==> flow/design.v <==
module ComplexALU(
    input wire [31:0] operand1,
    input wire [31:0] operand2,
    input wire [3:0] opcode,
    output reg [31:0] result
);
always @(*) begin
    case(opcode)
        4'b0000: begin 
            result[31:16] = operand1[31:16] + operand2[31:16];
            result[15:0] = operand1[15:0] + operand2[15:0];
        end
        4'b0001: begin 
            result[31:16] = operand1[31:16] - operand2[31:16];
            result[15:0] = operand1[15:0] - operand2[15:0];
        end
        4'b0010: begin  
            result[31:16] = (operand1[31:16] * operand2[31:16]) - (operand1[15:0] * operand2[15:0]);
            result[15:0] = (operand1[31:16] * operand2[15:0]) + (operand1[15:0] *operand2[31:16]);
        end
        default:  
            result = 32'h0;
    endcase
end
endmodule
module RegisterFile(
    input wire clk,
    input wire rst,
    input wire [4:0] read_addr1,
    input wire [4:0] read_addr2,
    input wire [4:0] write_addr,
    input wire write_enable,
    input wire [31:0] write_data,
    output reg [31:0] read_data1,
    output reg [31:0] read_data2
);
reg [31:0] registers [15:0];
integer i;
always @(*) begin
	read_data1 = registers[read_addr1[3:0]];
    read_data2 = registers[read_addr2[3:0]];
end
always @(posedge clk) begin
    if (rst) begin
        for (i = 0; i < 16; i = i + 1)
            registers[i] <= 32'h0;
        registers[0] <= 32'h00010002;  
        registers[1] <= 32'h00030004;  
    end
	else if (write_enable) begin
        registers[write_addr[3:0]] <= write_data;
    end
end
endmodule
module Processor(
    input wire clk,
    input wire rst,
    input wire [15:0] instruction,
    output reg [4:0] pc,
    output wire [31:0] result,
    output wire [31:0] data_1,
    output wire [31:0] data_2
);
RegisterFile reg_file_inst(
    .clk(clk),
    .rst(rst),
    .read_addr1({1'b0, instruction[11:8]}),
    .read_addr2({1'b0, instruction[7:4]}),
    .write_addr({1'b0, instruction[3:0]}),
    .write_enable(1'b1),
    .write_data(result),
    .read_data1(data_1),
    .read_data2(data_2)
);
ComplexALU alu(
    .operand1(data_1),
    .operand2(data_2),
    .opcode(instruction[15:12]),
    .result(result)
);
always @(posedge clk) begin
    if (rst)
        pc <= 5'd0;
    else
        pc <= pc + 1;
end
endmodule
* From RTL to reports: Processor
The steps from the RTL of Processor to its reports follow in flow order.
Line numbers count from 1 in the design file above.
Cell names lack the library's common part.
Not given: -
- Top module :: Processor
- Clock :: clk
- Library :: sky130hd
- Corner :: tt_025C_1v80

* Elaborated design
Counts by Yosys on the flattened word-level netlist (proc, flatten, opt, wreduce; memories kept). Register bits leave out memories and registers merged into their read ports (data or address); mux counts leave out enables and synchronous resets folded into registers. Print and check cells are left out. Cells with the same type and inputs are merged into one.
Memory sizes are those after Yosys's memory passes, which may raise the word count (mostly to a power of two), join words into wider ones and drop unused or constant bits.
- $add $sub $neg :: 7
- Multiply operators :: 4
- Eq/ne operators :: 2
- Mux-type cells :: 6
- Reduce/logical cells :: 1
** Operators with widths (number)
- 16-bit by 16-bit multiplier with 16-bit output :: 4
- 16-bit case mux with 3-bit select :: 2
- 16-bit adder :: 3
- 16-bit subtractor :: 3
- 32-bit 2-to-1 mux :: 1
- 5-bit by 1-bit adder with 5-bit output with constant B :: 1
- 4-bit by 1-bit == test with 1-bit output with constant B :: 1
- 4-bit by 2-bit == test with 1-bit output with constant B :: 1
- 4-bit logical NOT :: 1
- 4-bit 2-to-1 mux :: 1
- 1-bit 2-to-1 mux :: 2
- Flip-flop bits (word level) :: 5
- Memory bits (writable) :: 512
- Memories kept :: 1
- Input port bits :: 18
- Output and inout port bits :: 101
** Memories
- reg_file_inst.registers :: words 16, width 32, line 37 : reg [31:0] registers [15:0];

* Depth
Longest topological path by Yosys (ltp), each cell counted once; first at word level (registers and memories cut), then after technology mapping (sequential cells cut; the memories' decode and read muxes count).
- Word-level depth :: 4
- ABC_AREA :: 1
- Gate-level depth with buffers :: 44

* Netlist
Source: synth_stat.txt of the flow (Yosys; design flattened, memories mapped). It holds for the ABC_AREA given above (unset counts as 0); a run with the other value may have another netlist.
The area totals of this step are shown rounded.
** Cell types
- edfxtp_1 :: number 512, area in all 1.54E+04 µm²
- fa_1 :: number 374, area in all 7.49E+03 µm²
- nand2_1 :: number 1490, area in all 5.59E+03 µm²
- inv_1 :: number 1258, area in all 4.72E+03 µm²
- nand3_1 :: number 675, area in all 3378.24 µm²
- ha_1 :: number 219, area in all 2.74E+03 µm²
- nor2_1 :: number 600, area in all 2252.16 µm²
- o211ai_1 :: number 170, area in all 1.28E+03 µm²
- a21oi_1 :: number 175, area in all 875.84 µm²
- o21ai_0 :: number 130, area in all 650.624 µm²
- buf_2 :: number 125, area in all 625.6 µm²
- clkbuf_1 :: number 155, area in all 581.808 µm²
- buf_6 :: number 43, area in all 484.214 µm²
- xor2_1 :: number 44, area in all 385.37 µm²
- xnor2_1 :: number 39, area in all 341.578 µm²
- nand2_2 :: number 35, area in all 218.96 µm²
- buf_1 :: number 58, area in all 217.709 µm²
- o21ai_1 :: number 35, area in all 175.168 µm²
Other cell types: 32; their cells: 225.
- Standard cells after synthesis :: 6362
- Chip area (Yosys) :: 49130 µm²
- Sequential area :: 15470 µm²
- Flip-flops :: 517
- Buffers :: 403

* Timing after synthesis
OpenSTA on the mapped netlist: ideal clock, no wires. The path of least setup slack (recovery checks aside). Input and output delay are each 20% of the period. Register names are those of the netlist, which keeps one name where synthesis merged equal registers.
- Path type :: input -> output
- Start point :: input instruction[4]
- End point :: output result[15]
- Clock period :: 25.0 ns
- Launch time at the first pin :: 5.000 ns
- Arrival :: 12.166 ns
- Required time :: 20.000 ns
- Slack :: 7.834 ns
- Delay of the path :: 7.166 ns
- Driving pins on the path :: 36
- Synthesis period reached :: 17.166 ns
"delay of the path" = arrival - input delay + setup time.
A path that ends at an output port has no setup time.
"driving pins on the path": output pins that drive a net of the path, with the launching flip-flop's if there is one; two outputs of one cell count as two.
"synthesis period reached" is the clock period less the worst setup slack; recovery checks do not enter. This is arithmetic on one report: input and output delays are still those of the set period (20% each).
The rows between start and end are the longest chain of elaborated cells between them; the timing report does not say that the signal goes this way. Where chains are equally long, one stands for them.
A line is the first line of the expression or statement that the cell stems from. Yosys adds cells for indexed reads and writes and turns some case tables into memories.
A memory read counts as a cell of the chain, while the word-level depth stops at memories.
- Cell sequence :: buf_6 buf_6 buf_6 buf_6 nand2_1 o211ai_2 nand3_1 nand3_1 nand2_2 clkbuf_1 clkbuf_1 nand2_1 fa_1 inv_1 fa_1 inv_1 fa_1 fa_1 inv_1 fa_1 fa_1 fa_1 fa_1 ha_1 inv_1 nor3_1 nand2_1 o211ai_1 a31oi_1 inv_1 nand3_1 nand2_1 nand2_2 nand3_4 buf_6 nand2_1
- Length of the longest elaborated chain :: 4
** Ends and longest elaborated chain, post-synthesis
- start, declared :: line 58 : input wire [15:0] instruction,
- memory read 16 x 32 bit :: line 37 : reg [31:0] registers [15:0];
- 16-bit by 16-bit multiplier with 16-bit output :: line 19 : result[15:0] = (operand1[31:16] * operand2[15:0]) + (operand1[15:0] *operand2[31:16]);
- 16-bit adder :: line 19
- 16-bit case mux with 3-bit select :: line 8 : case(opcode)
- end, declared :: line 60 : output wire [31:0] result,

* Timing after layout
From the final timing report of run 1: the path of least setup slack in the routed layout; clock arrival at registers is part of the times.
- Path type :: input -> output
- Start point :: input instruction[10]
- End point :: output result[31]
- Clock period :: 28.1 ns
- Launch time at the first pin :: 5.62 ns
- Arrival :: 17.56 ns
- Required time :: 22.48 ns
- Slack :: 4.92 ns
- Driving pins on the path :: 34
The rows between start and end are the longest chain of elaborated cells between them; the timing report does not say that the signal goes this way. Where chains are equally long, one stands for them.
A memory read counts as a cell of the chain, while the word-level depth stops at memories.
- Cell sequence :: clkdlybuf4s50_1 clkbuf_1 clkbuf_1 nand3_1 nand3_1 nand2_1 clkbuf_1 clkbuf_1 nand2_1 inv_1 fa_1 inv_1 fa_1 fa_1 fa_1 fa_1 inv_1 fa_1 fa_1 inv_1 fa_1 inv_1 ha_1 nand2_1 o21ai_0 nand2_1 o211ai_1 a31oi_1 inv_1 nand3_1 nand3_4 buf_6 nand2_1 clkdlybuf4s50_1
- Length of the longest elaborated chain :: 4
** Ends and longest elaborated chain, post-layout
- start, declared :: line 58 : input wire [15:0] instruction,
- memory read 16 x 32 bit :: line 37 : reg [31:0] registers [15:0];
- 16-bit by 16-bit multiplier with 16-bit output :: line 18 : result[31:16] = (operand1[31:16] * operand2[31:16]) - (operand1[15:0] * operand2[15:0]);
- 16-bit subtractor :: line 18
- 16-bit case mux with 3-bit select :: line 8 : case(opcode)
- end, declared :: line 60 : output wire [31:0] result,

Settings and measured results of 4 stored flow runs for module Processor (sky130hd), not sorted in any way. The constraints put input and output delay at 20% of the set period each and load the outputs with 0.01 pF.
By "clock period reached" is meant the clock period of the run minus its worst setup slack. This is arithmetic on one report: input and output delays are still those of the set period (20% each).
"worst path time": the worst setup path's part of the clock period (all of it between registers, 20% less for each end at a port) less its slack. A launch clock that arrives late makes it longer, a capture clock that arrives late makes it shorter.
Results are given in rounded form.

** Run 1
- Settings :: ABC_AREA=1; CELL_PAD_IN_SITES_GLOBAL_PLACEMENT=1; CORE_MARGIN=6; CORE_UTILIZATION=41; CTS_CLUSTER_DIAMETER=213; CTS_CLUSTER_SIZE=72; GPL_ROUTABILITY_DRIVEN=0; GPL_TIMING_DRIVEN=0; HOLD_SLACK_MARGIN=0.05; MAX_ROUTING_LAYER=met4; PLACE_DENSITY_LB_ADDON=0.28; SETUP_SLACK_MARGIN=2.81; TNS_END_PERCENT=15; period_ns=28.1; CAP_MARGIN=20; SLEW_MARGIN=20
- Chip area in the Yosys report :: 49130 µm²
- Full die area :: 128300 µm²
- Clock period reached :: 23.175 ns
- Lowest hold slack :: 0.507 ns
- Std-cell area (final layout) :: 53330 µm²
- Smallest setup slack :: 4.925 ns
- Total negative slack on setup checks :: 0.000 ns
- Worst path time :: 11.94 ns
- Kind of the worst setup path :: input -> output
- Utilization after routing :: 45.0%

** Run 2
- Settings :: CAP_MARGIN=40; CELL_PAD_IN_SITES_GLOBAL_PLACEMENT=3; CORE_ASPECT_RATIO=1.62; CORE_UTILIZATION=65; GPL_ROUTABILITY_DRIVEN=0; GPL_TIMING_DRIVEN=0; PLACE_DENSITY=0.94; SETUP_SLACK_MARGIN=1.17; SLEW_MARGIN=10; period_ns=16.1; CORE_MARGIN=2
- Outcome :: not finished: placement ended with error GPL-0301

** Run 3
- Settings :: ABC_AREA=0; CELL_PAD_IN_SITES_GLOBAL_PLACEMENT=3; CORE_MARGIN=4; CORE_UTILIZATION=21; CTS_CLUSTER_DIAMETER=213; CTS_CLUSTER_SIZE=21; MAX_ROUTING_LAYER=met5; PLACE_DENSITY_LB_ADDON=0.28; SETUP_SLACK_MARGIN=2.81; TNS_END_PERCENT=15; period_ns=28.1; CAP_MARGIN=20; SLEW_MARGIN=20
- Full die area :: 217900 µm²
- Total negative slack on setup checks :: 0.000 ns
- Clock period reached :: 22.004 ns
- Smallest setup slack :: 6.096 ns
- Utilization after routing :: 23.8%
- Lowest hold slack :: 0.474 ns
- Chip area in the Yosys report :: 44210 µm²
- Std-cell area (final layout) :: 49900 µm²
- Worst path time :: 10.76 ns
- Kind of the worst setup path :: input -> output

** Run 4
- Settings :: period_ns=20.7; CAP_MARGIN=20; CORE_MARGIN=2; CORE_UTILIZATION=40; SLEW_MARGIN=20
- Std-cell area (final layout) :: 48880 µm²
- Utilization after routing :: 44.7%
- Chip area in the Yosys report :: 44210 µm²
- Full die area :: 113200 µm²
- Worst path time :: 10.73 ns
- Kind of the worst setup path :: input -> output
- Lowest hold slack :: 0.472 ns
- Total negative slack on setup checks :: 0.000 ns
- Smallest setup slack :: 1.695 ns
- Clock period reached :: 19.005 ns
